==> flow/design.v <==
`timescale 1ns / 1ps
module digits(
    input clk,
    input reset,
	input [2:0] state,
    input [5:0] seconds, minutes,
    input [4:0] hours,
    output reg [3:0] ones,
    output reg [3:0] tens,
    output reg [3:0] hundreds,
    output reg [3:0] thousands
    );
    always @(posedge clk or posedge reset)
    begin
        if (reset) begin
            ones <= 0;
            tens <= 0;
            hundreds <= 0;
            thousands <= 0;
        end 
        else begin
			if(state==0 || state==1 || state==4) begin
				ones <= minutes % 10;
				tens <= minutes / 10;
				hundreds <= hours % 10;
				thousands <= hours / 10;
			end
			else if(state==2 || state==3) begin
				ones <= seconds % 10;
				tens <= seconds / 10;
				hundreds <= minutes % 10;
				thousands <= minutes / 10;
			end
        end
    end
endmodule
`timescale 1ns / 1ps
module seven_seg(
    input clk_100MHz,
    input por,
    input reset,
    input [2:0] state,
    input start_stop,
    input inc,
    input tm_state,
	input sw_state,
	input alarm_state,
	input [31:0] scount,
    input [1:0] edit_place,
    input [3:0] ones,
    input [3:0] tens,
    input [3:0] hundreds,
    input [3:0] thousands,
    output reg [0:6] seg,       
    output reg [3:0] digit     
    );
    parameter ZERO  = 7'b000_0001;  
    parameter ONE   = 7'b100_1111;  
    parameter TWO   = 7'b001_0010;  
    parameter THREE = 7'b000_0110;  
    parameter FOUR  = 7'b100_1100;  
    parameter FIVE  = 7'b010_0100; 
    parameter SIX   = 7'b010_0000;  
    parameter SEVEN = 7'b000_1111;
    parameter EIGHT = 7'b000_0000;  
    parameter NINE  = 7'b000_0100;  
    reg [1:0] digit_select;      
    reg [16:0] digit_timer;      
     reg sclk;
     integer count;
     always @(posedge clk_100MHz) begin
          if(por) begin
              count<=0;
              sclk<=0;
          end
          else if(count==24) begin 
              count<=0;
              sclk<=~sclk;
          end 
          else count<=count+1;
     end
    always @(posedge clk_100MHz or posedge reset) begin
        if(reset) begin
            digit_select <= 0;
            digit_timer <= 0; 
        end
        else if(por) begin
            digit_select <= 0;
            digit_timer <= 0;
        end
        else                                         
            if(digit_timer == 3 ) begin 
                digit_timer <= 0;                    
                digit_select <=  digit_select + 1;
            end
            else
                digit_timer <=  digit_timer + 1;
    end
    always @(digit_select) begin
        case(digit_select) 
            2'b00 : digit = 4'b1110;  
            2'b01 : digit = 4'b1101;  
            2'b10 : digit = 4'b1011;  
            2'b11 : digit = 4'b0111;  
        endcase
    end
    always @* begin
        seg = 7'b111_1111;
        case(digit_select)
            2'b00 : begin 
						if(state==0 && alarm_state==1 && start_stop && scount>1) begin  
                            if(sclk==1'b0) begin
                                seg=7'b111_1111;
                            end
                            else begin
                                case(ones)
                                    4'b0000 : seg = ZERO;
                                    4'b0001 : seg = ONE;
                                    4'b0010 : seg = TWO;
                                    4'b0011 : seg = THREE;
                                    4'b0100 : seg = FOUR;
                                    4'b0101 : seg = FIVE;
                                    4'b0110 : seg = SIX;
                                    4'b0111 : seg = SEVEN;
                                    4'b1000 : seg = EIGHT;
                                    4'b1001 : seg = NINE;
                                endcase
                            end
                        end
						else if(state==0 && inc && scount>14) begin  
                            if(sclk==1'b0) begin
                                seg=7'b111_1111;
                            end
                            else begin
                                case(ones)
                                    4'b0000 : seg = ZERO;
                                    4'b0001 : seg = ONE;
                                    4'b0010 : seg = TWO;
                                    4'b0011 : seg = THREE;
                                    4'b0100 : seg = FOUR;
                                    4'b0101 : seg = FIVE;
                                    4'b0110 : seg = SIX;
                                    4'b0111 : seg = SEVEN;
                                    4'b1000 : seg = EIGHT;
                                    4'b1001 : seg = NINE;
                                endcase
                            end
                        end
                        else if(state==1  && edit_place==0) begin
                            if(sclk==1'b0) begin
                                seg=7'b111_1111;
                            end
                            else begin
                                case(ones)
                                    4'b0000 : seg = ZERO;
                                    4'b0001 : seg = ONE;
                                    4'b0010 : seg = TWO;
                                    4'b0011 : seg = THREE;
                                    4'b0100 : seg = FOUR;
                                    4'b0101 : seg = FIVE;
                                    4'b0110 : seg = SIX;
                                    4'b0111 : seg = SEVEN;
                                    4'b1000 : seg = EIGHT;
                                    4'b1001 : seg = NINE;
                                endcase
                            end
                        end
                        else if(state==1  && edit_place==2) begin
                            if(sclk==1'b0) begin
                                seg=7'b111_1111;
                            end
                            else begin
                                case(ones)
                                    4'b0000 : seg = ZERO;
                                    4'b0001 : seg = ONE;
                                    4'b0010 : seg = TWO;
                                    4'b0011 : seg = THREE;
                                    4'b0100 : seg = FOUR;
                                    4'b0101 : seg = FIVE;
                                    4'b0110 : seg = SIX;
                                    4'b0111 : seg = SEVEN;
                                    4'b1000 : seg = EIGHT;
                                    4'b1001 : seg = NINE;
                                endcase
                            end
                        end
                        else if(state==2 && tm_state==0 &&  edit_place==0) begin
                            if(sclk==1'b0) begin
                                seg=7'b111_1111;
                            end
                            else begin
                                case(ones)
                                    4'b0000 : seg = ZERO;
                                    4'b0001 : seg = ONE;
                                    4'b0010 : seg = TWO;
                                    4'b0011 : seg = THREE;
                                    4'b0100 : seg = FOUR;
                                    4'b0101 : seg = FIVE;
                                    4'b0110 : seg = SIX;
                                    4'b0111 : seg = SEVEN;
                                    4'b1000 : seg = EIGHT;
                                    4'b1001 : seg = NINE;
                                endcase
                            end
                        end
						else if(state==3 && sw_state==0) begin
                            if(sclk==1'b0) begin
                                seg=7'b111_1111;
                            end
                            else begin
                                case(ones)
                                    4'b0000 : seg = ZERO;
                                    4'b0001 : seg = ONE;
                                    4'b0010 : seg = TWO;
                                    4'b0011 : seg = THREE;
                                    4'b0100 : seg = FOUR;
                                    4'b0101 : seg = FIVE;
                                    4'b0110 : seg = SIX;
                                    4'b0111 : seg = SEVEN;
                                    4'b1000 : seg = EIGHT;
                                    4'b1001 : seg = NINE;
                                endcase
                            end
                        end
						else if(state==4 && alarm_state==0 &&  edit_place==0) begin
                            if(sclk==1'b0) begin
                                seg=7'b111_1111;
                            end
                            else begin
                                case(ones)
                                    4'b0000 : seg = ZERO;
                                    4'b0001 : seg = ONE;
                                    4'b0010 : seg = TWO;
                                    4'b0011 : seg = THREE;
                                    4'b0100 : seg = FOUR;
                                    4'b0101 : seg = FIVE;
                                    4'b0110 : seg = SIX;
                                    4'b0111 : seg = SEVEN;
                                    4'b1000 : seg = EIGHT;
                                    4'b1001 : seg = NINE;
                                endcase
                            end
                        end
                        else begin
                            case(ones)
                                4'b0000 : seg = ZERO;
                                4'b0001 : seg = ONE;
                                4'b0010 : seg = TWO;
                                4'b0011 : seg = THREE;
                                4'b0100 : seg = FOUR;
                                4'b0101 : seg = FIVE;
                                4'b0110 : seg = SIX;
                                4'b0111 : seg = SEVEN;
                                4'b1000 : seg = EIGHT;
                                4'b1001 : seg = NINE;
                            endcase
                        end
            end               
            2'b01 : begin      
						if(state==0 && alarm_state==1 && start_stop && scount>1) begin
                            if(sclk==1'b0) begin
                                seg=7'b111_1111;
                            end
                            else begin
                                case(tens)
                                    4'b0000 : seg = ZERO;
                                    4'b0001 : seg = ONE;
                                    4'b0010 : seg = TWO;
                                    4'b0011 : seg = THREE;
                                    4'b0100 : seg = FOUR;
                                    4'b0101 : seg = FIVE;
                                    4'b0110 : seg = SIX;
                                    4'b0111 : seg = SEVEN;
                                    4'b1000 : seg = EIGHT;
                                    4'b1001 : seg = NINE;
                                endcase
                            end
                        end
						else if(state==0 && inc && scount>14) begin  
                            if(sclk==1'b0) begin
                                seg=7'b111_1111;
                            end
                            else begin
                                case(tens)
                                    4'b0000 : seg = ZERO;
                                    4'b0001 : seg = ONE;
                                    4'b0010 : seg = TWO;
                                    4'b0011 : seg = THREE;
                                    4'b0100 : seg = FOUR;
                                    4'b0101 : seg = FIVE;
                                    4'b0110 : seg = SIX;
                                    4'b0111 : seg = SEVEN;
                                    4'b1000 : seg = EIGHT;
                                    4'b1001 : seg = NINE;
                                endcase
                            end
                        end
                        else if(state==1 && edit_place==0) begin
                            if(sclk==1'b0) begin
                                seg=7'b111_1111;
                            end
                            else begin
                                case(tens)
                                    4'b0000 : seg = ZERO;
                                    4'b0001 : seg = ONE;
                                    4'b0010 : seg = TWO;
                                    4'b0011 : seg = THREE;
                                    4'b0100 : seg = FOUR;
                                    4'b0101 : seg = FIVE;
                                    4'b0110 : seg = SIX;
                                    4'b0111 : seg = SEVEN;
                                    4'b1000 : seg = EIGHT;
                                    4'b1001 : seg = NINE;
                                endcase
                            end
                        end
                        else if(state==1  && edit_place==2) begin
                            if(sclk==1'b0) begin
                                seg=7'b111_1111;
                            end
                            else begin
                                case(tens)
                                    4'b0000 : seg = ZERO;
                                    4'b0001 : seg = ONE;
                                    4'b0010 : seg = TWO;
                                    4'b0011 : seg = THREE;
                                    4'b0100 : seg = FOUR;
                                    4'b0101 : seg = FIVE;
                                    4'b0110 : seg = SIX;
                                    4'b0111 : seg = SEVEN;
                                    4'b1000 : seg = EIGHT;
                                    4'b1001 : seg = NINE;
                                endcase
                            end
                        end
                        else if(state==2 && tm_state==0 && edit_place==0) begin
                            if(sclk==1'b0) begin
                                seg=7'b111_1111;
                            end
                            else begin
                                case(tens)
                                    4'b0000 : seg = ZERO;
                                    4'b0001 : seg = ONE;
                                    4'b0010 : seg = TWO;
                                    4'b0011 : seg = THREE;
                                    4'b0100 : seg = FOUR;
                                    4'b0101 : seg = FIVE;
                                    4'b0110 : seg = SIX;
                                    4'b0111 : seg = SEVEN;
                                    4'b1000 : seg = EIGHT;
                                    4'b1001 : seg = NINE;
                                endcase
                            end
                        end
						else if(state==3 && sw_state==0) begin
                            if(sclk==1'b0) begin
                                seg=7'b111_1111;
                            end
                            else begin
                                case(tens)
                                    4'b0000 : seg = ZERO;
                                    4'b0001 : seg = ONE;
                                    4'b0010 : seg = TWO;
                                    4'b0011 : seg = THREE;
                                    4'b0100 : seg = FOUR;
                                    4'b0101 : seg = FIVE;
                                    4'b0110 : seg = SIX;
                                    4'b0111 : seg = SEVEN;
                                    4'b1000 : seg = EIGHT;
                                    4'b1001 : seg = NINE;
                                endcase
                            end
                        end
						else if(state==4 && alarm_state==0 &&  edit_place==0) begin
                            if(sclk==1'b0) begin
                                seg=7'b111_1111;
                            end
                            else begin
                                case(tens)
                                    4'b0000 : seg = ZERO;
                                    4'b0001 : seg = ONE;
                                    4'b0010 : seg = TWO;
                                    4'b0011 : seg = THREE;
                                    4'b0100 : seg = FOUR;
                                    4'b0101 : seg = FIVE;
                                    4'b0110 : seg = SIX;
                                    4'b0111 : seg = SEVEN;
                                    4'b1000 : seg = EIGHT;
                                    4'b1001 : seg = NINE;
                                endcase
                            end
                        end
                        else begin
                            case(tens)
                                4'b0000 : seg = ZERO;
                                4'b0001 : seg = ONE;
                                4'b0010 : seg = TWO;
                                4'b0011 : seg = THREE;
                                4'b0100 : seg = FOUR;
                                4'b0101 : seg = FIVE;
                                4'b0110 : seg = SIX;
                                4'b0111 : seg = SEVEN;
                                4'b1000 : seg = EIGHT;
                                4'b1001 : seg = NINE;
                            endcase
                        end
                    end
            2'b10 : begin   
						if(state==0 && alarm_state==1 && start_stop && scount>1) begin  
                            if(sclk==1'b0) begin
                                seg=7'b111_1111;
                            end
                            else begin
                                case(hundreds)
                                    4'b0000 : seg = ZERO;
                                    4'b0001 : seg = ONE;
                                    4'b0010 : seg = TWO;
                                    4'b0011 : seg = THREE;
                                    4'b0100 : seg = FOUR;
                                    4'b0101 : seg = FIVE;
                                    4'b0110 : seg = SIX;
                                    4'b0111 : seg = SEVEN;
                                    4'b1000 : seg = EIGHT;
                                    4'b1001 : seg = NINE;
                                endcase
                            end
                        end
						else if(state==0 && inc && scount>14) begin  
                            if(sclk==1'b0) begin
                                seg=7'b111_1111;
                            end
                            else begin
                                case(hundreds)
                                    4'b0000 : seg = ZERO;
                                    4'b0001 : seg = ONE;
                                    4'b0010 : seg = TWO;
                                    4'b0011 : seg = THREE;
                                    4'b0100 : seg = FOUR;
                                    4'b0101 : seg = FIVE;
                                    4'b0110 : seg = SIX;
                                    4'b0111 : seg = SEVEN;
                                    4'b1000 : seg = EIGHT;
                                    4'b1001 : seg = NINE;
                                endcase
                            end
                        end
                        else if(state==1  && edit_place==1) begin
                            if(sclk==1'b0) begin
                                seg=7'b111_1111;
                            end
                            else begin
                                case(hundreds)
                                    4'b0000 : seg = ZERO;
                                    4'b0001 : seg = ONE;
                                    4'b0010 : seg = TWO;
                                    4'b0011 : seg = THREE;
                                    4'b0100 : seg = FOUR;
                                    4'b0101 : seg = FIVE;
                                    4'b0110 : seg = SIX;
                                    4'b0111 : seg = SEVEN;
                                    4'b1000 : seg = EIGHT;
                                    4'b1001 : seg = NINE;
                                endcase
                            end
                        end
                        else if(state==1  && edit_place==3) begin
                            if(sclk==1'b0) begin
                                seg=7'b111_1111;
                            end
                            else begin
                                case(hundreds)
                                    4'b0000 : seg = ZERO;
                                    4'b0001 : seg = ONE;
                                    4'b0010 : seg = TWO;
                                    4'b0011 : seg = THREE;
                                    4'b0100 : seg = FOUR;
                                    4'b0101 : seg = FIVE;
                                    4'b0110 : seg = SIX;
                                    4'b0111 : seg = SEVEN;
                                    4'b1000 : seg = EIGHT;
                                    4'b1001 : seg = NINE;
                                endcase
                            end
                        end
                        else if(state==2 && tm_state==0 && edit_place==1) begin
                            if(sclk==1'b0) begin
                                seg=7'b111_1111;
                            end
                            else begin
                                case(hundreds)
                                    4'b0000 : seg = ZERO;
                                    4'b0001 : seg = ONE;
                                    4'b0010 : seg = TWO;
                                    4'b0011 : seg = THREE;
                                    4'b0100 : seg = FOUR;
                                    4'b0101 : seg = FIVE;
                                    4'b0110 : seg = SIX;
                                    4'b0111 : seg = SEVEN;
                                    4'b1000 : seg = EIGHT;
                                    4'b1001 : seg = NINE;
                                endcase
                            end
                        end
						else if(state==3 && sw_state==0) begin
                            if(sclk==1'b0) begin
                                seg=7'b111_1111;
                            end
                            else begin
                                case(hundreds)
                                    4'b0000 : seg = ZERO;
                                    4'b0001 : seg = ONE;
                                    4'b0010 : seg = TWO;
                                    4'b0011 : seg = THREE;
                                    4'b0100 : seg = FOUR;
                                    4'b0101 : seg = FIVE;
                                    4'b0110 : seg = SIX;
                                    4'b0111 : seg = SEVEN;
                                    4'b1000 : seg = EIGHT;
                                    4'b1001 : seg = NINE;
                                endcase
                            end
                        end
						else if(state==4 && alarm_state==0 && edit_place==1) begin
                            if(sclk==1'b0) begin
                                seg=7'b111_1111;
                            end
                            else begin
                                case(hundreds)
                                    4'b0000 : seg = ZERO;
                                    4'b0001 : seg = ONE;
                                    4'b0010 : seg = TWO;
                                    4'b0011 : seg = THREE;
                                    4'b0100 : seg = FOUR;
                                    4'b0101 : seg = FIVE;
                                    4'b0110 : seg = SIX;
                                    4'b0111 : seg = SEVEN;
                                    4'b1000 : seg = EIGHT;
                                    4'b1001 : seg = NINE;
                                endcase
                            end
                        end
                        else begin
                            case(hundreds)
                                4'b0000 : seg = ZERO;
                                4'b0001 : seg = ONE;
                                4'b0010 : seg = TWO;
                                4'b0011 : seg = THREE;
                                4'b0100 : seg = FOUR;
                                4'b0101 : seg = FIVE;
                                4'b0110 : seg = SIX;
                                4'b0111 : seg = SEVEN;
                                4'b1000 : seg = EIGHT;
                                4'b1001 : seg = NINE;
                            endcase
                        end
                    end
            2'b11 : begin     
						if(state==0 && alarm_state==1 && start_stop && scount>1) begin  
                            if(sclk==1'b0) begin
                                seg=7'b111_1111;
                            end
                            else begin
                                case(thousands)
                                    4'b0000 : seg = ZERO;
                                    4'b0001 : seg = ONE;
                                    4'b0010 : seg = TWO;
                                    4'b0011 : seg = THREE;
                                    4'b0100 : seg = FOUR;
                                    4'b0101 : seg = FIVE;
                                    4'b0110 : seg = SIX;
                                    4'b0111 : seg = SEVEN;
                                    4'b1000 : seg = EIGHT;
                                    4'b1001 : seg = NINE;
                                endcase
                            end
                        end
						else if(state==0 && inc && scount>14) begin  
                            if(sclk==1'b0) begin
                                seg=7'b111_1111;
                            end
                            else begin
                                case(thousands)
                                    4'b0000 : seg = ZERO;
                                    4'b0001 : seg = ONE;
                                    4'b0010 : seg = TWO;
                                    4'b0011 : seg = THREE;
                                    4'b0100 : seg = FOUR;
                                    4'b0101 : seg = FIVE;
                                    4'b0110 : seg = SIX;
                                    4'b0111 : seg = SEVEN;
                                    4'b1000 : seg = EIGHT;
                                    4'b1001 : seg = NINE;
                                endcase
                            end
                        end
                        else if(state==1  && edit_place==1) begin
                            if(sclk==1'b0) begin
                                seg=7'b111_1111;
                            end
                            else begin
                                case(thousands)
                                    4'b0000 : seg = ZERO;
                                    4'b0001 : seg = ONE;
                                    4'b0010 : seg = TWO;
                                    4'b0011 : seg = THREE;
                                    4'b0100 : seg = FOUR;
                                    4'b0101 : seg = FIVE;
                                    4'b0110 : seg = SIX;
                                    4'b0111 : seg = SEVEN;
                                    4'b1000 : seg = EIGHT;
                                    4'b1001 : seg = NINE;
                                endcase
                            end
                        end
                        else if(state==1  && edit_place==3) begin
                            if(sclk==1'b0) begin
                                seg=7'b111_1111;
                            end
                            else begin
                                case(thousands)
                                    4'b0000 : seg = ZERO;
                                    4'b0001 : seg = ONE;
                                    4'b0010 : seg = TWO;
                                    4'b0011 : seg = THREE;
                                    4'b0100 : seg = FOUR;
                                    4'b0101 : seg = FIVE;
                                    4'b0110 : seg = SIX;
                                    4'b0111 : seg = SEVEN;
                                    4'b1000 : seg = EIGHT;
                                    4'b1001 : seg = NINE;
                                endcase
                            end
                        end
                        else if(state==2 && tm_state==0 && edit_place==1) begin
                            if(sclk==1'b0) begin
                                seg=7'b111_1111;
                            end
                            else begin
                                case(thousands)
                                    4'b0000 : seg = ZERO;
                                    4'b0001 : seg = ONE;
                                    4'b0010 : seg = TWO;
                                    4'b0011 : seg = THREE;
                                    4'b0100 : seg = FOUR;
                                    4'b0101 : seg = FIVE;
                                    4'b0110 : seg = SIX;
                                    4'b0111 : seg = SEVEN;
                                    4'b1000 : seg = EIGHT;
                                    4'b1001 : seg = NINE;
                                endcase
                            end
                        end
						else if(state==3 && sw_state==0) begin
                            if(sclk==1'b0) begin
                                seg=7'b111_1111;
                            end
                            else begin
                                case(thousands)
                                    4'b0000 : seg = ZERO;
                                    4'b0001 : seg = ONE;
                                    4'b0010 : seg = TWO;
                                    4'b0011 : seg = THREE;
                                    4'b0100 : seg = FOUR;
                                    4'b0101 : seg = FIVE;
                                    4'b0110 : seg = SIX;
                                    4'b0111 : seg = SEVEN;
                                    4'b1000 : seg = EIGHT;
                                    4'b1001 : seg = NINE;
                                endcase
                            end
                        end
						else if(state==4 && alarm_state==0 && edit_place==1) begin
                            if(sclk==1'b0) begin
                                seg=7'b111_1111;
                            end
                            else begin
                                case(thousands)
                                    4'b0000 : seg = ZERO;
                                    4'b0001 : seg = ONE;
                                    4'b0010 : seg = TWO;
                                    4'b0011 : seg = THREE;
                                    4'b0100 : seg = FOUR;
                                    4'b0101 : seg = FIVE;
                                    4'b0110 : seg = SIX;
                                    4'b0111 : seg = SEVEN;
                                    4'b1000 : seg = EIGHT;
                                    4'b1001 : seg = NINE;
                                endcase
                            end
                        end
                        else begin
                            case(thousands)
                                4'b0000 : seg = ZERO;
                                4'b0001 : seg = ONE;
                                4'b0010 : seg = TWO;
                                4'b0011 : seg = THREE;
                                4'b0100 : seg = FOUR;
                                4'b0101 : seg = FIVE;
                                4'b0110 : seg = SIX;
                                4'b0111 : seg = SEVEN;
                                4'b1000 : seg = EIGHT;
                                4'b1001 : seg = NINE;
                            endcase
                        end
                    end
        endcase
    end
endmodule
module top(input clk, por, reset, start_stop, mode, edit_shift, inc, output reg buzzer, output [0:6] seg,output [3:0] digit,output reg [4:0] mode_value);
reg [1:0] edit_place;
reg [5:0] seconds,minutes;
reg [4:0] hours;
reg [5:0] seconds_temp,minutes_temp;
reg [4:0] hours_temp;
reg [5:0] al_minutes;
reg [4:0] al_hours;
reg [4:0] day_temp;
reg [3:0] month_temp;
wire [3:0] ones,tens,hundreds,thousands;
parameter clock = 0;
parameter edit =1;
parameter timer =2; 
parameter stop_watch=3;
parameter alarm=4;
parameter tm_stop=0;
parameter tm_start=1;
parameter sw_stop=0;
parameter sw_start=1;
parameter alarm_off=0;
parameter alarm_on=1;
reg tm_state, tm_nstate;
reg sw_state, sw_nstate;
reg alarm_state, alarm_nstate;
reg [2:0] state, nstate;   
reg trigger;
reg sclk;
integer count;
reg[31:0] scount;
reg[31:0] a_count;
digits digits_1(clk,reset,state,seconds,minutes,hours,ones,tens,hundreds,thousands);
seven_seg seven_seg_1(clk,por,reset,state,start_stop,inc,tm_state,sw_state,alarm_state,scount,edit_place,ones,tens,hundreds,thousands,seg,digit);
 always @(posedge clk) begin
     if(por) begin
         count<=0;
         sclk<=0;
     end
     else if(count==49) begin 
         count<=0;
         sclk<=~sclk;
     end 
     else count<=count+1;
 end
 always @(posedge clk) begin
  if(por) begin
	seconds_temp<=0;
	minutes_temp<=0;
	hours_temp<=0;
	buzzer<=0;
	a_count<=0;
  end
  else begin
	if(state==edit) begin
		if(edit_place==0 || edit_place==1) begin
			if (reset==1 && scount==16) begin
				hours_temp<=hours;
				minutes_temp<=minutes;
				seconds_temp<=seconds;
			end
			else if (inc==1 && scount==16) begin
				hours_temp<=hours;
				minutes_temp<=minutes;
			end
		end
	end
	if(sclk==1'b1 && count==0) begin  
		seconds_temp<=seconds_temp + 1; 
		if(seconds_temp==59) begin 
			seconds_temp<=0;  
			minutes_temp<=minutes_temp + 1;
			if(minutes_temp==59) begin 
				minutes_temp<=0; 
				hours_temp<=hours_temp + 1; 
			   if(hours_temp==23) begin  
					hours_temp<=0; 
				end 
			end
		end     
	end
	if(hours_temp==al_hours && minutes_temp==al_minutes && alarm_state==alarm_on) begin
		if(seconds_temp==0)
			buzzer<=1;
		else if(start_stop && buzzer==1) begin
			if(a_count<15)
				a_count<=a_count + 1;
			else if(start_stop && a_count==15) begin
				buzzer<=0;
				a_count<=a_count + 1;
			end
			else
				a_count<=a_count + 1;		
		end
		else
			a_count<=0;
	end
	else begin
		a_count<=0;
		buzzer<=0;
	end
  end
 end
always @(posedge clk) begin
    if(por)
        mode_value<=5'b10000;
    else if(state==clock)
        mode_value<=5'b10000;
    else if(state==edit)
        mode_value<=5'b01000;
    else if(state==timer)
        mode_value<=5'b00100;
    else if(state==stop_watch)
        mode_value<=5'b00010;
	else if(state==alarm)
        mode_value<=5'b00001;
end
always@(posedge clk) begin
  if(por) begin
	day_temp<=1;
	month_temp<=1;
  end
  else begin
	if(state==edit) begin
		if(edit_place==2 || edit_place==3) begin
			if (reset==1 && scount==16) begin
				day_temp<=hours;
				month_temp<=minutes;
			end
			else if (inc==1 && scount==16) begin
				day_temp<=hours;
				month_temp<=minutes;
			end
		end
	end
	if(seconds_temp==59 && minutes_temp==59 && hours_temp==23 && sclk==1 && count==49) begin
		day_temp<=day_temp + 1;
		if(month_temp==2 && day_temp==28) begin
			day_temp<=1;
			month_temp<=month_temp + 1;
		end
		else if(day_temp== (30+(month_temp & 1)^(month_temp>7))) begin 
			day_temp<=1;
			month_temp<=month_temp + 1;
			if(month_temp==12) 
				month_temp<=1;
		end
	end
  end
end
always @(posedge(clk)) begin
  if(por) begin
	edit_place<=0;
	seconds<=0;
	minutes<=0;
	hours<=0;
	al_minutes<=0;
	al_hours<=0;
	tm_state<=tm_stop;
	tm_nstate<=tm_stop;
	sw_state<=sw_stop;
	sw_nstate<=sw_stop;
	alarm_state<=alarm_off;
	alarm_nstate<=alarm_off;
	state<=clock;
	nstate<=clock;
	trigger<=0;
	scount<=0;
  end
  else
	case(state)
	clock: begin
		if(mode) begin
            if(scount<15)  
                scount<=scount+1;
            else begin
                if(mode && scount==15) begin  
					nstate<=edit;
					trigger<=1; 
                    scount<=scount+1;
                end
                else begin
					nstate<=nstate;
                    scount<=scount+1;
                end
            end
        end
		else if(alarm_state==alarm_on && start_stop) begin
			if(scount<15)
					scount<=scount + 1;
				else begin
					hours<=al_hours;
					minutes<=al_minutes;
				end
		end
		else if(inc) begin 
			if(scount<15)
				scount<=scount + 1;
			else begin
				hours<=day_temp;
				minutes<=month_temp;
			end
		end
		else begin
		    scount<=0;
			state<=nstate;
			hours<=hours_temp;
			minutes<=minutes_temp;
			seconds<=seconds_temp;
			alarm_state<=alarm_nstate;
		end
	end
	edit: begin
		if(trigger) begin
			edit_place<=0;
			trigger<=0;
		end
		if(reset) begin 
			if(scount<15)  
				scount<=scount+1;
			else begin
				if(reset && scount==15) begin  
					if(edit_place==0 || edit_place==1) begin
						seconds<=0;
						minutes<=0;
						hours<=0;
					end
					else begin
						hours<=1;
						minutes<=1;
					end
					scount<=scount+1;
				end
				else begin
					scount<=scount+1;
				end
			end
		end
		else if(mode) begin
			if(scount<15)  
				scount<=scount+1;
			else begin
				if(mode && scount==15) begin  
					nstate<=timer;
					scount<=scount+1;
				end
				else begin
					nstate<=nstate;
					scount<=scount+1;
					trigger<=1;
				end
			end
		end
		else if(edit_shift) begin
			if(scount<15)  
				scount<=scount+1;
			else begin
				if(edit_shift && scount==15) begin  
					scount<=scount+1;
					if(edit_place<3)
						edit_place<=edit_place + 1;
					else
						edit_place<=0;
				end
				else begin
					scount<=scount+1;
					edit_place<=edit_place;
				end
			end
		end
		else if(inc) begin
			if(scount<15)  
				scount<=scount+1;
			else begin
				if(inc && scount==15) begin  
					if(edit_place==0) begin  
						if(minutes<59)
							minutes<=minutes+1;
						else
							minutes<=0;
					end
					else if(edit_place==1) begin  
						if(hours<23)
							hours<=hours+1;
						else
							hours<=0;
					end 
					else if(edit_place==2) begin  
						if(minutes<12)
							minutes<=minutes + 1;
						else
							minutes<=1;
					end
					else if(edit_place==3) begin  
						if(minutes==2) begin
							if(hours<28)
								hours<=hours + 1;
							else
								hours<=1;
						end
						else begin
							if(hours < (30+(month_temp & 1)^(month_temp>7)))
								hours<=hours + 1;
							else
								hours<=1;
						end
					end
					scount<=scount+1;
				end
				else begin
					scount<=scount+1;
				end
			end
		end
		else begin
			if(edit_place==0 || edit_place==1) begin
				if(minutes!=minutes_temp || hours!=hours_temp) begin
					minutes<=minutes_temp;
					hours<=hours_temp;
				end
			end
			else begin
				if(minutes!=month_temp || hours!=day_temp) begin
					minutes<=month_temp;
					hours<=day_temp;
				end
			end
			scount<=0;
			if (nstate==timer)
				trigger<=1;
			state<=nstate;
		end
	  end
	timer: begin
		if(trigger) begin
			edit_place<=0;
			minutes<=0;
			seconds<=0;
			trigger<=0;
		end
		case(tm_state)
			tm_stop: begin
				if(reset == 1'b1) begin 
					if(scount<15)  
						scount<=scount+1;
					else begin
						if(reset && scount==15) begin  
							seconds<=0;
							minutes<=0;
							scount<=scount+1;
						end
						else begin
							seconds<=seconds;
							minutes<=minutes;
							scount<=scount+1;
						end
					end
				end
				else if(mode) begin
					if(scount<15)  
						scount<=scount+1;
					else begin
						if(mode && scount==15) begin   
							nstate<=stop_watch;
							trigger<=1;
							scount<=scount+1;
						end
						else begin
							nstate<=nstate;
							scount<=scount+1;
						end
					end
				end
				else if(inc) begin
					if(scount<15)  
						scount<=scount+1;
					else begin
						if(inc && scount==15) begin  
							if(edit_place==1) begin
								if(minutes<60)
									minutes<=minutes+1;
								else
									minutes<=0;
							end 
							else begin
								if(seconds<59)
									seconds<=seconds+1;
								else
									seconds<=0;
							end
							scount<=scount+1;
						end
						else begin
							scount<=scount+1;
							minutes<=minutes;
							seconds<=seconds;
						end
					end
				end
				else if(edit_shift) begin
					if(scount<15)  
						scount<=scount+1;
					else begin
						if(edit_shift && scount==15) begin  
							scount<=scount+1;
							if(edit_place<1)
								edit_place<=edit_place + 1;
							else
								edit_place<=0;
						end
						else begin
							edit_place<=edit_place;
							scount<=scount+1;
						end
					end
				end
				else if(start_stop) begin
					if(scount<15)  
						scount<=scount+1;
					else begin
						if(start_stop && scount==15) begin  
							tm_nstate<=tm_start;
							scount<=scount+1;
						end
						else begin
							tm_nstate<=tm_nstate;
							scount<=scount+1;
						end
					end
				end
				else begin
					scount<=0;
					if (nstate==stop_watch)
						trigger<=1;
					state<=nstate;
					tm_state<=tm_nstate;
				end
			end
			tm_start: begin
				if(start_stop) begin
					if(scount<15)  
						scount<=scount+1;
					else begin
						if(start_stop && scount==15) begin  
							tm_nstate<=tm_stop;
							scount<=scount+1;
						end
						else begin
							tm_nstate<=tm_nstate;
							scount<=scount+1;
						end
					end
				end
				else begin
					scount<=0;
					tm_state<=tm_nstate;
					if(sclk==1'b1 && count==0 && tm_nstate==tm_start) begin  
						if(minutes>0) begin
							if(seconds>0) 
								seconds<=seconds-1;
							else begin
								minutes<=minutes-1;
								seconds<=6'd59;
							end
						end
						else begin
							if(seconds==0) begin
							    tm_nstate<=tm_stop;
								seconds<=seconds;
								minutes<=minutes;
							end
							else
								seconds<=seconds-1;
						end		
					end
				end
			end
			default: begin
				tm_state<=tm_stop;
				seconds<=seconds;
				minutes<=minutes;
			end
		endcase
		end
		stop_watch: begin
			if(trigger) begin
				edit_place<=0;
				minutes<=0;
				seconds<=0;
				trigger<=0;
			end
			case(sw_state)
			sw_stop: begin
				if(reset == 1'b1) begin 
					if(scount<15)  
						scount<=scount+1;
					else begin
						if(reset && scount==15) begin  
							seconds<=0;
							minutes<=0;
							scount<=scount+1;
						end
						else begin
							seconds<=seconds;
							minutes<=minutes;
							scount<=scount+1;
						end
					end
				end
				else if(mode) begin
					if(scount<15)  
						scount<=scount+1;
					else begin
						if(mode && scount==15) begin   
							nstate<=alarm;
							scount<=scount+1;
						end
						else begin
							nstate<=nstate;
							scount<=scount+1;
							trigger<=1;
						end
					end
				end
				else if(start_stop) begin
					if(scount<15)  
						scount<=scount+1;
					else begin
						if(start_stop && scount==15) begin  
							sw_nstate<=sw_start;
							scount<=scount+1;
						end
						else begin
							sw_nstate<=sw_nstate;
							scount<=scount+1;
						end
					end
				end
				else begin
					scount<=0;
					if (nstate==alarm)
						trigger<=1;
					state<=nstate;
					sw_state<=sw_nstate;
				end
			end
			sw_start: begin
				if(start_stop) begin
					if(scount<15)  
						scount<=scount+1;
					else begin
						if(start_stop && scount==15) begin  
							sw_nstate<=sw_stop;
							scount<=scount+1;
						end
						else begin
							sw_nstate<=sw_nstate;
							scount<=scount+1;
						end
					end
				end
				else begin
					scount<=0;
					sw_state<=sw_nstate;
					if(sclk==1'b1 && count==0 && sw_nstate==sw_start) begin  
						if(minutes<59) begin
							if(seconds<59) 
								seconds<=seconds+1;
							else begin
								minutes<=minutes+1;
								seconds<=6'd00;
							end
						end
						else begin
							if(seconds==6'd59) begin
							    sw_nstate<=sw_stop;
								seconds<=seconds;
								minutes<=minutes;
							end
							else
								seconds<=seconds+1;
						end		
					end
				end
			end
			default: begin
				sw_state<=sw_stop;
				seconds<=seconds;
				minutes<=minutes;
			end
			endcase
		end
		alarm: begin
			if(trigger) begin
				edit_place<=0;
				minutes<=al_minutes;
				hours  <=al_hours;
				trigger<=0;
			end
			case(alarm_state)
				alarm_off: begin
					if(mode) begin
						if(scount<15)  
							scount<=scount+1;
						else begin
							if(mode && scount==15) begin   
								nstate<=clock;
								scount<=scount+1;
							end
							else begin
								nstate<=nstate;
								scount<=scount+1;
							end
						end
					end
					else if(start_stop) begin
						if(scount<15)  
							scount<=scount+1;
						else begin
							if(start_stop && scount==15) begin  
								alarm_nstate<=alarm_on;
								scount<=scount+1;
							end
							else begin
								alarm_nstate<=alarm_nstate;
								scount<=scount+1;
							end
						end
					end
					else if(inc) begin
						if(scount<15)  
							scount<=scount+1;
						else begin
							if(inc && scount==15) begin  
								if(edit_place==1) begin
									if(hours<23)
										hours<=hours+1;
									else
										hours<=0;
								end 
								else if(edit_place==0) begin
									if(minutes<59)
										minutes<=minutes+1;
									else
										minutes<=0;
								end
								scount<=scount+1;
							end
							else begin
								scount<=scount+1;
							end
						end
					end
					else if(edit_shift) begin
						if(scount<15)  
							scount<=scount+1;
						else begin
							if(edit_shift && scount==15) begin  
								scount<=scount+1;
								if(edit_place<1)
									edit_place<=edit_place + 1;
								else
									edit_place<=0;
							end
							else begin
								edit_place<=edit_place;
								scount<=scount+1;
							end
						end
					end
					else begin
						scount<=0;
						al_minutes<=minutes;
						al_hours<=hours;
						state<=nstate;
						alarm_state<=alarm_nstate;
					end
				end
				alarm_on: begin
					if(mode) begin
						if(scount<15)  
							scount<=scount+1;
						else begin
							if(mode && scount==15) begin   
								nstate<=clock;
								scount<=scount+1;
							end
							else begin
								nstate<=nstate;
								scount<=scount+1;
							end
						end
					end
					else if(start_stop) begin
						if(scount<15)  
							scount<=scount+1;
						else begin
							if(start_stop && scount==15) begin  
								alarm_nstate<=alarm_off;
								scount<=scount+1;
							end
							else begin
								alarm_nstate<=alarm_nstate;
								scount<=scount+1;
							end
						end
					end
					else begin
						scount<=0;
						state<=nstate;
						alarm_state<=alarm_nstate;
					end
				end
			endcase
		end
		default: begin
			state<=clock;
			seconds<=seconds;
			minutes<=minutes;
			hours<=hours;
		end
	endcase
end
endmodule
From RTL to reports: top --
Tool output for the design above, in the order of the flow. Line numbers count from 1 in the design file above. Operators carry their Yosys type and port widths (W data, S select, Z words). Library cell names are shortened. A cell with -- has no value.
Inputs: design top top, clock input clk, library sky130hd, corner tt_025C_1v80

After elaboration --
Counts by Yosys on the flattened word-level netlist (proc, flatten, opt, wreduce; memories kept). Register bits leave out memories and registers merged into their read ports (data or address). Print and check cells are left out. Memory sizes are those after Yosys's memory passes, which may raise the word count (mostly to a power of two), join words into wider ones and drop unused or constant bits.
Cells by class: add/sub/neg operators 18, divide/modulo/power cells 6, $lt $le $gt $ge 16, eq/ne operators 120, multiplexer cells 389, bitwise gates (word level) 11, reductions and logical operators 88
Operators by type and width (count):
- $mux W32 | 20
- $mux W6 | 90
- $mux W7 | 56
- $div A6 B4 Y32 const B | 2
- $mod A6 B4 Y32 const B | 2
- $mux W5 | 51
- $pmux W32 S2 | 3
- $pmux W32 S5 | 1
- $div A5 B4 Y32 const B | 1
- $mod A5 B4 Y32 const B | 1
- $mux W3 | 39
- $ne A2 B2 Y1 const B | 50
- $mux W1 | 70
- $add A32 B1 Y32 const B | 2
- $add A32 B2 Y32 const B | 2
- $lt A32 B4 Y1 const B | 2
- $eq A32 B4 Y1 const B | 2
- $mux W4 | 16
- $ne A3 B3 Y1 const B | 16
- $pmux W6 S2 | 4
- $mux W2 | 20
- $logic_and A1 B1 Y1 | 36
- $reduce_and A17 Y1 | 2
- $mux W17 | 2
- $gt A32 B1 Y1 const B | 1
- $gt A32 B4 Y1 const B | 1
- $eq A32 B5 Y1 const B | 1
- $eq A32 B6 Y1 const B | 1
Not listed: further kinds 73, cells in them 154.
Storage and ports: register bits after elaboration 240, memory bits (read-only) 3584, memories 32, input bits 7
Memory list:
- (no name shown) | words 16, bits a word 7, read ports 1, wr ports 0, line 116 | case(ones)
- (no name shown) | words 16, bits a word 7, read ports 1, wr ports 0, line 135 | case(ones)
- (no name shown) | words 16, bits a word 7, read ports 1, wr ports 0, line 154 | case(ones)
- (no name shown) | words 16, bits a word 7, read ports 1, wr ports 0, line 173 | case(ones)
- (no name shown) | words 16, bits a word 7, read ports 1, wr ports 0, line 192 | case(ones)
- (no name shown) | words 16, bits a word 7, read ports 1, wr ports 0, line 211 | case(ones)
Further memories, not shown: 26.

Longest topological paths --
Yosys ltp: most cells in a row. Word level: on the elaborated netlist, between registers, memories and ports. Mapped: between sequential cells and ports; inverters and the memories' decode and read muxes count.
Depth: depth after elaboration 16, ABC_AREA 0, gate-level depth with buffers 17

Mapped cells and area --
Source: synth_stat.txt of the flow (Yosys; design flattened, memories mapped). It holds for the ABC_AREA given above (unset counts as 0); a run with the other value may have another netlist.
Cell types (count):
- dfxtp_1 | 205
- nor2_1 | 341
- a21oi_1 | 172
- dfrtp_1 | 33
- ha_1 | 66
- xor2_1 | 90
- nand2_1 | 203
- o21ai_0 | 123
- nand3_1 | 104
- clkbuf_1 | 137
- mux2i_1 | 46
- xnor2_1 | 52
- nor3_1 | 70
- nor4_1 | 53
- inv_1 | 80
- nand4_1 | 48
- and3_1 | 44
- a211oi_1 | 34
Other cell types: 75; their cells: 459.
Mapped netlist: standard cells after synthesis 2360, synthesis area 17340.4 um^2, sequential area 4929.7 um^2, flip-flop cells 238
By module: a second synthesis without flattening, with its own total; a netlist apart from the flattened one above.
Unflattened totals: cells (unflattened synthesis) 2349, area (unflattened synthesis) 17954.7 um^2
Rows give one instance, submodules left out.
By module:
- top | times used 1, cells 1681, area 12490.7 um^2
- seven_seg | times used 1, cells 450, area 3714.8 um^2
- digits | times used 1, cells 218, area 1749.2 um^2

Worst setup path after synthesis --
Source: OpenSTA report_checks on the synthesized netlist (no wires, ideal clock, input and output delay 20% of the period each), path of least setup slack; recovery checks are left aside. Register names are those of the netlist, which keeps one name where synthesis merged equal registers.
Path post-synthesis: path kind input-to-output, start input start_stop, end output seg[0], period 10.0 ns, input delay 2.000 ns, external output delay 2.000 ns, data arrival time 3.861 ns, path slack 4.139 ns, delay of the path 1.861 ns, stages 10, path buffers 2, period reached after synthesis 5.861 ns
"delay of the path" is the arrival time less input delay plus setup time. At an output port there is no setup time. "stages" counts driving pins, that of a launching flip-flop among them; a cell with two outputs on the path counts twice. "period reached after synthesis" is the clock period less the worst setup slack; recovery checks do not enter. This is arithmetic on one report: input and output delays are still those of the set period (20% each). The rows between start and end are the longest chain of elaborated cells between them; the timing report does not say that the signal goes this way. Where chains are equally long, one stands for them. A line is the first line of the expression or statement that the cell stems from. Yosys adds cells for indexed reads and writes and turns some case tables into memories.
Between the ends, post-synthesis: cell sequence clkbuf_1 -> and2_1 -> clkbuf_1 -> a21oi_1 -> o21ai_0 -> a31oi_1 -> a21oi_1 -> nand3b_1 -> nor2_1 -> a41oi_1, length of the longest elaborated chain 4, elaborated cells on any way between the ends 7
RTL lines, path post-synthesis:
- start: declaration | line 709 | module top(input clk, por, reset, start_stop, mode, edit_shift, inc, output reg buzzer, output [0:6] seg,outpu ...
- $logic_and A1 B1 Y1 x2 | line 558 | if(state==0 && alarm_state==1 && start_stop && scount>1) begin
- $mux W7 | line 558
- $pmux W7 S4 | line 109 | case(digit_select)
- end: declaration | line 709

Path in the finished layout --
From the final timing report of run 1: the path of least setup slack in the routed layout; clock arrival at registers is part of the times.
Path post-layout: path kind input-to-output, start input inc, end output seg[5], period 10.0 ns, input delay 2.00 ns, external output delay 2.00 ns, data arrival time 6.17 ns, path slack 1.83 ns, stages 10, path buffers 5
The rows between start and end are the longest chain of elaborated cells between them; the timing report does not say that the signal goes this way. Where chains are equally long, one stands for them.
Between the ends, post-layout: cell sequence clkdlybuf4s50_1 -> clkbuf_1 -> buf_1 -> nand2b_1 -> a31oi_1 -> a21oi_1 -> clkbuf_1 -> o21ai_0 -> a41oi_1 -> clkdlybuf4s50_1, length of the longest elaborated chain 5, elaborated cells on any way between the ends 11
RTL lines, path post-layout:
- start: declaration | line 709 | module top(input clk, por, reset, start_stop, mode, edit_shift, inc, output reg buzzer, output [0:6] seg,outpu ...
- $logic_and A1 B1 Y1 x2 | line 577 | else if(state==0 && inc && scount>14) begin
- $mux W7 | line 577
- $mux W7 | line 558 | if(state==0 && alarm_state==1 && start_stop && scount>1) begin
- $pmux W7 S4 | line 109 | case(digit_select)
- end: declaration | line 709

Memo
Re: implementation data of top

Stored flow runs of top (3 of them; Yosys, OpenROAD, sky130hd). They differ in their settings and are not a sequence. Constraints: input delay and output delay 20% of the set period each, output load 0.01 pF.
"power consumption" rests on the timing tool's default activity at the inputs, not on a simulated workload.

[run 1] flow files
==> flow/run.sh <==
#!/bin/bash
# the make line also repeats the synthesis and layout settings of config.mk as NAME=value (left out here)
make -C /OpenROAD-flow-scripts/flow DESIGN_CONFIG=/design/flow/config.mk WORK_HOME=/design/flow/orfs CLKGATE_MAP_FILE= finish
==> flow/config.mk <==
export PLATFORM = sky130hd
export DESIGN_NAME = top
export DESIGN_NICKNAME = top
export VERILOG_FILES = /design/flow/design.v
export SDC_FILE = /design/flow/constraint.sdc
export NUM_CORES = 4
export LEC_CHECK = 0
export CAP_MARGIN = 20
export CORE_MARGIN = 6
export CORE_UTILIZATION = 40
export CTS_CLUSTER_DIAMETER = 320
export GPL_TIMING_DRIVEN = 0
export SLEW_MARGIN = 10
==> flow/constraint.sdc <==
create_clock -name core_clock -period 10.0 [get_ports {clk}]
set_input_delay 2.0000 -clock core_clock [delete_from_list [all_inputs] [get_ports {clk}]]
set_output_delay 2.0000 -clock core_clock [all_outputs]
set_load 0.01 [all_outputs]

[run 1] result: power consumption 0.002364 W; utilization after routing 0.457; worst setup slack after layout 1.831 ns; smallest hold slack 0.464 ns; synthesized cell area 17340.4 um^2; full die area 48492.4 um^2; post-route setup TNS 0.000 ns

[run 2] flow files
==> flow/run.sh <==
#!/bin/bash
# the make line also repeats the synthesis and layout settings of config.mk as NAME=value (left out here)
make -C /OpenROAD-flow-scripts/flow DESIGN_CONFIG=/design/flow/config.mk WORK_HOME=/design/flow/orfs CLKGATE_MAP_FILE= finish
==> flow/config.mk <==
export PLATFORM = sky130hd
export DESIGN_NAME = top
export DESIGN_NICKNAME = top
export VERILOG_FILES = /design/flow/design.v
export SDC_FILE = /design/flow/constraint.sdc
export NUM_CORES = 4
export LEC_CHECK = 0
export ABC_AREA = 0
export CAP_MARGIN = 20
export CELL_PAD_IN_SITES_GLOBAL_PLACEMENT = 1
export CORE_ASPECT_RATIO = 0.64
export CORE_MARGIN = 6
export CORE_UTILIZATION = 23
export CTS_CLUSTER_DIAMETER = 260
export GPL_TIMING_DRIVEN = 0
export HOLD_SLACK_MARGIN = 0.06
export MAX_ROUTING_LAYER = met4
export MIN_ROUTING_LAYER = met2
export SETUP_SLACK_MARGIN = 0.02
export SLEW_MARGIN = 40
==> flow/constraint.sdc <==
create_clock -name core_clock -period 7.73 [get_ports {clk}]
set_input_delay 1.5460 -clock core_clock [delete_from_list [all_inputs] [get_ports {clk}]]
set_output_delay 1.5460 -clock core_clock [all_outputs]
set_load 0.01 [all_outputs]

[run 2] result: power consumption 0.003268 W; utilization after routing 0.275; worst setup slack after layout 0.307 ns; smallest hold slack 0.488 ns; synthesized cell area 17340.4 um^2; full die area 82290.3 um^2; post-route setup TNS 0.000 ns

[run 3] flow files
==> flow/run.sh <==
#!/bin/bash
# the make line also repeats the synthesis and layout settings of config.mk as NAME=value (left out here)
make -C /OpenROAD-flow-scripts/flow DESIGN_CONFIG=/design/flow/config.mk WORK_HOME=/design/flow/orfs CLKGATE_MAP_FILE= finish
==> flow/config.mk <==
export PLATFORM = sky130hd
export DESIGN_NAME = top
export DESIGN_NICKNAME = top
export VERILOG_FILES = /design/flow/design.v
export SDC_FILE = /design/flow/constraint.sdc
export NUM_CORES = 4
export LEC_CHECK = 0
export CAP_MARGIN = 40
export CELL_PAD_IN_SITES_GLOBAL_PLACEMENT = 1
export CORE_ASPECT_RATIO = 0.52
export CORE_MARGIN = 2
export CORE_UTILIZATION = 61
export GPL_ROUTABILITY_DRIVEN = 0
export MAX_ROUTING_LAYER = met4
export PLACE_DENSITY_LB_ADDON = 0.25
export SLEW_MARGIN = 20
export TNS_END_PERCENT = 80
==> flow/constraint.sdc <==
create_clock -name core_clock -period 4.77 [get_ports {clk}]
set_input_delay 0.9540 -clock core_clock [delete_from_list [all_inputs] [get_ports {clk}]]
set_output_delay 0.9540 -clock core_clock [all_outputs]
set_load 0.01 [all_outputs]

[run 3] result: power consumption 0.004744 W; utilization after routing 0.675; worst setup slack after layout 0.118 ns; smallest hold slack 0.464 ns; synthesized cell area 17340.4 um^2; full die area 29864.2 um^2; post-route setup TNS 0.000 ns
